==> flow/design.v <==
module SatTruncFP
  #(
    parameter	NB_XI  	= 20,
    parameter	NBF_XI	= 12,
    parameter	NB_XO	= 8,
    parameter	NBF_XO	= 6
    )
   (
    input [(NB_XI)-1:0]  i_data,
    output [(NB_XO)-1:0] o_data
    );
   localparam	NBI_XI	=	NB_XI	-	NBF_XI;
   localparam	NBI_XO	=	NB_XO	-	NBF_XO;
   wire [NB_XO-1:0] 	 aux_Sat;
   wire [NBF_XO-1:0] 	 aux_trunc;
   wire 		 condicion;
   wire [NB_XO-1:0] 	 resultado1;
   wire [NB_XO-1:0] 	 resultado2;
	generate
	   if (NBF_XI >= NBF_XO)
	     begin
		assign	aux_trunc = i_data[(NBF_XI-1):(NBF_XI - NBF_XO)];
	     end
	   else
	     begin
		assign	aux_trunc = {i_data[NBF_XI-1:0],{(NBF_XO - NBF_XI){1'b0}}};
	     end
	   if (NBI_XI > NBI_XO)
	     begin
		assign	condicion		=	(i_data[(NB_XI-2)-:(NBI_XI-NBI_XO)] == {(NBI_XI-NBI_XO){i_data[NB_XI-1]}});
		assign	resultado1		=	{i_data[(NB_XI-1)],{(NB_XO-1){~i_data[(NB_XI-1)]}}};
		assign	resultado2		=	{i_data[(NB_XI-1)],i_data[NBF_XI +:NBI_XO-1],aux_trunc};
		assign	aux_Sat			=	condicion	?	resultado2	:	resultado1;
	     end
	   else
	     begin
		if (NBI_XO == NBI_XI)
                  assign  aux_Sat = {i_data[(NB_XI-1)-:NBI_XI],aux_trunc};
		else
		  assign  aux_Sat	= {{(NBI_XO - NBI_XI){i_data[NB_XI-1]}},i_data[(NB_XI-1)-:NBI_XI],aux_trunc};
	     end
	endgenerate
   assign	o_data=aux_Sat;
endmodule
module filtro_fir
  #(
    parameter WW_INPUT  = 8,
    parameter WW_OUTPUT = 8
    ) 
   (
    input 			  clk,
    input 			  i_en,
    input 			  i_srst,
    input signed [ WW_INPUT-1:0]  i_data,
    output signed [WW_OUTPUT-1:0] o_data
    );
  localparam WW_COEFF = 8;
   reg  signed [WW_INPUT           -1:0] register [14:1];
   wire signed [         WW_COEFF  -1:0] coeff    [14:0];
   wire signed [WW_INPUT+WW_COEFF  -1:0] prod     [14:0];
   wire signed [WW_INPUT+WW_COEFF+1-1:0] sum      [8:1]; 
   wire signed [WW_INPUT+WW_COEFF+2-1:0] sum1     [4:1]; 
   wire signed [WW_INPUT+WW_COEFF+3-1:0] sum2     [2:1]; 
   wire signed [WW_INPUT+WW_COEFF+4-1:0] sum3; 
   reg signed [WW_INPUT+WW_COEFF   -1:0] prod_d   [14:0];
   reg signed [WW_INPUT+WW_COEFF+4 -1:0] sum3_d;
   reg signed [WW_INPUT+WW_COEFF+1 -1:0] sum_d    [8:1];
    assign coeff[ 0] = 8'hFF;
    assign coeff[ 1] = 8'hFF;
    assign coeff[ 2] = 8'hFF;
    assign coeff[ 3] = 8'h00;
    assign coeff[ 4] = 8'h03;
    assign coeff[ 5] = 8'h08;
    assign coeff[ 6] = 8'h0D;
    assign coeff[ 7] = 8'h10;
    assign coeff[ 8] = 8'h0D;
    assign coeff[ 9] = 8'h08;
    assign coeff[10] = 8'h03;
    assign coeff[11] = 8'h00;
    assign coeff[12] = 8'hFF;
    assign coeff[13] = 8'hFF;
    assign coeff[14] = 8'hFF;
  always @(posedge clk) begin
    if (i_srst == 1'b1) begin
      register[ 1] <= {WW_INPUT{1'b0}};
      register[ 2] <= {WW_INPUT{1'b0}};
      register[ 3] <= {WW_INPUT{1'b0}};
      register[ 4] <= {WW_INPUT{1'b0}};
      register[ 5] <= {WW_INPUT{1'b0}};
      register[ 6] <= {WW_INPUT{1'b0}};
      register[ 7] <= {WW_INPUT{1'b0}};
      register[ 8] <= {WW_INPUT{1'b0}};
      register[ 9] <= {WW_INPUT{1'b0}};
      register[10] <= {WW_INPUT{1'b0}};
      register[11] <= {WW_INPUT{1'b0}};
      register[12] <= {WW_INPUT{1'b0}};
      register[13] <= {WW_INPUT{1'b0}};
      register[14] <= {WW_INPUT{1'b0}};
    end else begin
      if (i_en == 1'b1) begin
        register[ 1] <= i_data;
        register[ 2] <= register[ 1];
        register[ 3] <= register[ 2];
        register[ 4] <= register[ 3];
        register[ 5] <= register[ 4];
        register[ 6] <= register[ 5];
        register[ 7] <= register[ 6];
        register[ 8] <= register[ 7];
        register[ 9] <= register[ 8];
        register[10] <= register[ 9];
        register[11] <= register[10];
        register[12] <= register[11];
        register[13] <= register[12];
	    register[14] <= register[13];
      end
    end
  end
  assign prod[ 0] = coeff[ 0] * i_data;
  assign prod[ 1] = coeff[ 1] * register[ 1];
  assign prod[ 2] = coeff[ 2] * register[ 2];
  assign prod[ 3] = coeff[ 3] * register[ 3];
  assign prod[ 4] = coeff[ 4] * register[ 4];
  assign prod[ 5] = coeff[ 5] * register[ 5];
  assign prod[ 6] = coeff[ 6] * register[ 6];
  assign prod[ 7] = coeff[ 7] * register[ 7];
  assign prod[ 8] = coeff[ 8] * register[ 8];
  assign prod[ 9] = coeff[ 9] * register[ 9];
  assign prod[10] = coeff[10] * register[10];
  assign prod[11] = coeff[11] * register[11];
  assign prod[12] = coeff[12] * register[12];
  assign prod[13] = coeff[13] * register[13];
  assign prod[14] = coeff[14] * register[14];
  always@(posedge clk) begin
    prod_d[ 0] <= prod[ 0];
    prod_d[ 1] <= prod[ 1];
    prod_d[ 2] <= prod[ 2];
    prod_d[ 3] <= prod[ 3];
    prod_d[ 4] <= prod[ 4];
    prod_d[ 5] <= prod[ 5];
    prod_d[ 6] <= prod[ 6];
    prod_d[ 7] <= prod[ 7];
    prod_d[ 8] <= prod[ 8];
    prod_d[ 9] <= prod[ 9];
    prod_d[10] <= prod[10];
    prod_d[11] <= prod[11];
    prod_d[12] <= prod[12];
    prod_d[13] <= prod[13];
    prod_d[14] <= prod[14];
  end
  assign sum[ 1] = prod_d[ 0] + prod_d[ 1]; 
  assign sum[ 2] = prod_d[ 2] + prod_d[ 3];
  assign sum[ 3] = prod_d[ 4] + prod_d[ 5];
  assign sum[ 4] = prod_d[ 6] + prod_d[ 7];
  assign sum[ 5] = prod_d[08] + prod_d[ 9];
  assign sum[ 6] = prod_d[10] + prod_d[11];
  assign sum[ 7] = prod_d[12] + prod_d[13];
  assign sum[ 8] = {prod_d[14][WW_INPUT+WW_COEFF-1],prod_d[14]};
  always@(posedge clk) begin
    sum_d[1] <= sum[1];
    sum_d[2] <= sum[2];
    sum_d[3] <= sum[3];
    sum_d[4] <= sum[4];
    sum_d[5] <= sum[5];
    sum_d[6] <= sum[6];
    sum_d[7] <= sum[7];
    sum_d[8] <= sum[8];
  end
  assign sum1[ 1] = sum_d[ 1] + sum_d[ 2]; 
  assign sum1[ 2] = sum_d[ 3] + sum_d[ 4];
  assign sum1[ 3] = sum_d[ 5] + sum_d[ 6];
  assign sum1[ 4] = sum_d[ 7] + sum_d[ 8];
  assign sum2[ 1] = sum1[ 1] + sum1[ 2]; 
  assign sum2[ 2] = sum1[ 3] + sum1[ 4];
  assign sum3 = sum2[ 1] + sum2[ 2]; 
  always@(posedge clk)
    sum3_d <= sum3;
  SatTruncFP
	inst_SatTruncFP_dataB
	(
	  .i_data(	sum3_d	),
	  .o_data(	o_data	)
	);
endmodule
# Tool chain data of filtro_fir
# The steps from the RTL of filtro_fir to its reports follow in flow order.
# Line numbers count from 1 in the design file above.
# Operators: Yosys type, input widths -> output width; for muxes data width and select width s.
# Cell names lack the library's common part.
# Not given: -
# setup
design,filtro_fir
clk_port,clk
cell_library,sky130hd
lib_corner,tt_025C_1v80

# Elaborated design
# Counts by Yosys on the flattened word-level netlist (proc, flatten, opt, wreduce). Print and check cells are left out. Cells with the same type and inputs are merged into one.
# word_totals
regBits,428
latchBits,0
ramBits,0
romBits,0
clocked_rd_ports_x_width,0
mem_count,0
in_bits,11
output_inout_bits,8
word_cells,61
# classes
add_sub_neg,18
mul,4
n_div,0
n_cmp,0
n_eq,1
shift,0
n_mux,1
n_logic,1
reduce_and_logical,0
# ops
cell,n
$mul 5x8->13 const A,2
$neg 8->16,6
$mul 3x8->11 const A,2
$add 18x18->19,2
$add 17x16->18,2
$add 16x16->17,2
$add 19x19->20,1
$add 17x11->18,1
$add 17x17->18,1
$add 13x11->14,1
$add 13x12->14,1
$add 11x11->12,1
$mux 7,1
$eq 6x6->1,1
$not 1->1,1

# Longest topological paths
# Yosys ltp: most cells in a row. Word level: on the elaborated netlist, between registers, memories and ports. Mapped: between sequential cells and ports; inverters and the memories' decode and read muxes count.
# depth
word_depth,3
abc_area,1
mapped_depth,20
ltp_nobuf,20

# Synthesis result
# The flow's flattened synthesis, as Yosys stat reports it; memories are mapped. The netlist is that of the ABC_AREA named above (0 if unset); the other value can give another one.
# synth_totals
mapped_cells,2117
synth_area_um2,19515.0
seq_area_um2,8227.9
ff_cells,411
buffers,44
# types
cell_type,n,area_total_um2
dfxtp_1,411,8.23E+03
fa_1,121,2.42E+03
ha_1,163,2.04E+03
inv_1,405,1.52E+03
nand2_1,346,1.3E+03
a21oi_1,166,830.797
xor2_1,82,718.189
a211oi_1,53,397.882
nor2_1,95,356.592
nand3_1,61,305.293
xnor2_1,28,245.235
a31oi_1,23,143.888
a21o_1,12,90.086
nand4_1,14,87.584
clkbuf_1,22,82.579
o21ai_0,16,80.077
buf_2,15,75.072
nor3_1,15,75.072
# Not listed: further types 22, cells in them 69.

# Path before layout
# OpenSTA on the mapped netlist: ideal clock, no wires. The path of least setup slack (recovery checks aside). Input and output delay are each 20% of the period. Register names are those of the netlist, which keeps one name where synthesis merged equal registers.
# synth_timing
path_type,register to register
startpoint,register sum_d[6][10]
endpoint,register sum3_d[18]
tclk_ps,5500
setup_ps,112
t_first_pin_ps,0
t_arrival_ps,3662
required_ps,5388
setup_slack_ps,1725
path_delay_ps,3774
path_stages,17
path_buffers,0
synth_period_reached_ps,3775
# "path_delay_ps" = arrival - input delay + setup time.
# "path_stages": output pins that drive a net of the path, with the launching flip-flop's if there is one; two outputs of one cell count as two.
# "synth_period_reached_ps" = period - worst setup slack (recovery checks aside). The figure is calculated, with input and output delays left at 20% of the set period.
# The rows between start and end are the longest chain of elaborated cells between them; the timing report does not say that the signal goes this way. Where chains are equally long, one stands for them.
# Each line given opens the expression or statement behind the cell; cells for indexed reads and writes are added by Yosys, which also makes memories of some case tables.
# synth_between
cell_sequence,dfxtp_1 > inv_1 > fa_1 > inv_1 > fa_1 > fa_1 > inv_1 > fa_1 > inv_1 > ha_1 > a21o_1 > a21oi_1 > nor2_1 > nor2_1 > nand2_1 > nand2_1 > nand2_1
elab_chain_len,3
cone_cells,3
lines_between,3
cone_classes,add/sub (3)
# synth_lines
element,line,text
from (decl),67,reg signed [WW_INPUT+WW_COEFF+1 -1:0] sum_d    [8:1];
from (assign),164,sum_d[6] <= sum[6];
$add 17x11->18,170,assign sum1[ 3] = sum_d[ 5] + sum_d[ 6];
$add 18x18->19,173,assign sum2[ 2] = sum1[ 3] + sum1[ 4];
$add 19x19->20,174,assign sum3 = sum2[ 1] + sum2[ 2];
to (assign),176,sum3_d <= sum3;
to (decl),66,reg signed [WW_INPUT+WW_COEFF+4 -1:0] sum3_d;

# Path in the finished layout
# From the final timing report of run A: the path of least setup slack in the routed layout; clock arrival at registers is part of the times.
# The path's times are printed in steps of 10 ps; the period is the one set.
# layout_timing
path_type,register to register
startpoint,register sum_d[6][10]
endpoint,register sum3_d[19]
tclk_ps,5470
setup_ps,100
t_first_pin_ps,550
t_arrival_ps,4560
required_ps,5900
setup_slack_ps,1340
path_stages,17
path_buffers,0
# The rows between start and end are the longest chain of elaborated cells between them; the timing report does not say that the signal goes this way. Where chains are equally long, one stands for them.
# layout_between
cell_sequence,dfxtp_1 > inv_1 > fa_1 > inv_1 > fa_1 > fa_1 > inv_1 > fa_1 > inv_1 > ha_1 > nand2_1 > inv_1 > nand3_1 > nor2_1 > nand4_1 > nand4_1 > nand2_1
elab_chain_len,3
cone_cells,3
lines_between,3
cone_classes,add/sub (3)
# layout_lines
element,line,text
from (decl),67,reg signed [WW_INPUT+WW_COEFF+1 -1:0] sum_d    [8:1];
from (assign),164,sum_d[6] <= sum[6];
$add 17x11->18,170,assign sum1[ 3] = sum_d[ 5] + sum_d[ 6];
$add 18x18->19,173,assign sum2[ 2] = sum1[ 3] + sum1[ 4];
$add 19x19->20,174,assign sum3 = sum2[ 1] + sum2[ 2];
to (assign),176,sum3_d <= sum3;
to (decl),66,reg signed [WW_INPUT+WW_COEFF+4 -1:0] sum3_d;

# Below are 4 stored runs of the flow (Yosys, OpenROAD; platform sky130hd) on filtro_fir, each with its settings and what was measured, unordered. Constraints: input delay and output delay 20% of the set period each, output load 0.01 pF.
# "achieved_clock_period_ps" = clock period - worst setup slack. The figure is calculated, with input and output delays left at 20% of the set period.
# "worst_path_allowed_less_slack_ps" is the time allowed to the run's worst setup path (the clock period less input and output delay, where it has them) less its slack. Clock arrival times count: a late capture clock shortens it, a late launch clock lengthens it.
# "worst_path_allowed_less_slack_ps" is given in steps of 10 ps.
# A setting shown as -- is not set for that run.
run,ABC_AREA,CAP_MARGIN,CELL_PAD_IN_SITES_DETAIL_PLACEMENT,CELL_PAD_IN_SITES_GLOBAL_PLACEMENT,CORE_ASPECT_RATIO,CORE_UTILIZATION,CTS_CLUSTER_SIZE,MAX_ROUTING_LAYER,MIN_ROUTING_LAYER,PLACE_DENSITY_LB_ADDON,SETUP_SLACK_MARGIN,SLEW_MARGIN,TNS_END_PERCENT,period_ns,CORE_MARGIN,GPL_ROUTABILITY_DRIVEN,GPL_TIMING_DRIVEN,worst_path_allowed_less_slack_ps,critical_path_kind,yosys_chip_area_um2,achieved_clock_period_ps,tns_setup_ps,final_cell_area_um2,setup_ws_ps,layout_utilization_pct,design_die_area_um2,hold_worst_slack_ps
run A,1,15,0,1,1.32,45,65,met5,met2,0.14,-0.51,10,35,5.47,2,--,--,4130,register to register,19515.0,4132,0,21630.7,1338,50.6,45064.2,321
run B,--,20,--,--,--,52,--,--,--,--,--,20,--,4.81,2,--,--,4660,register to register,18939.4,4655,0,21084.0,155,59.0,37964.6,320
run C,1,15,1,1,1.32,45,63,met5,met2,0.14,-0.51,10,35,5.47,4,0,0,4250,register to register,19515.0,4250,0,21942.3,1220,51.3,46794.2,314
run D,--,20,--,--,--,40,--,--,--,--,--,20,--,5.5,2,--,--,4750,register to register,18939.4,4749,0,21217.8,751,45.5,49104.3,318
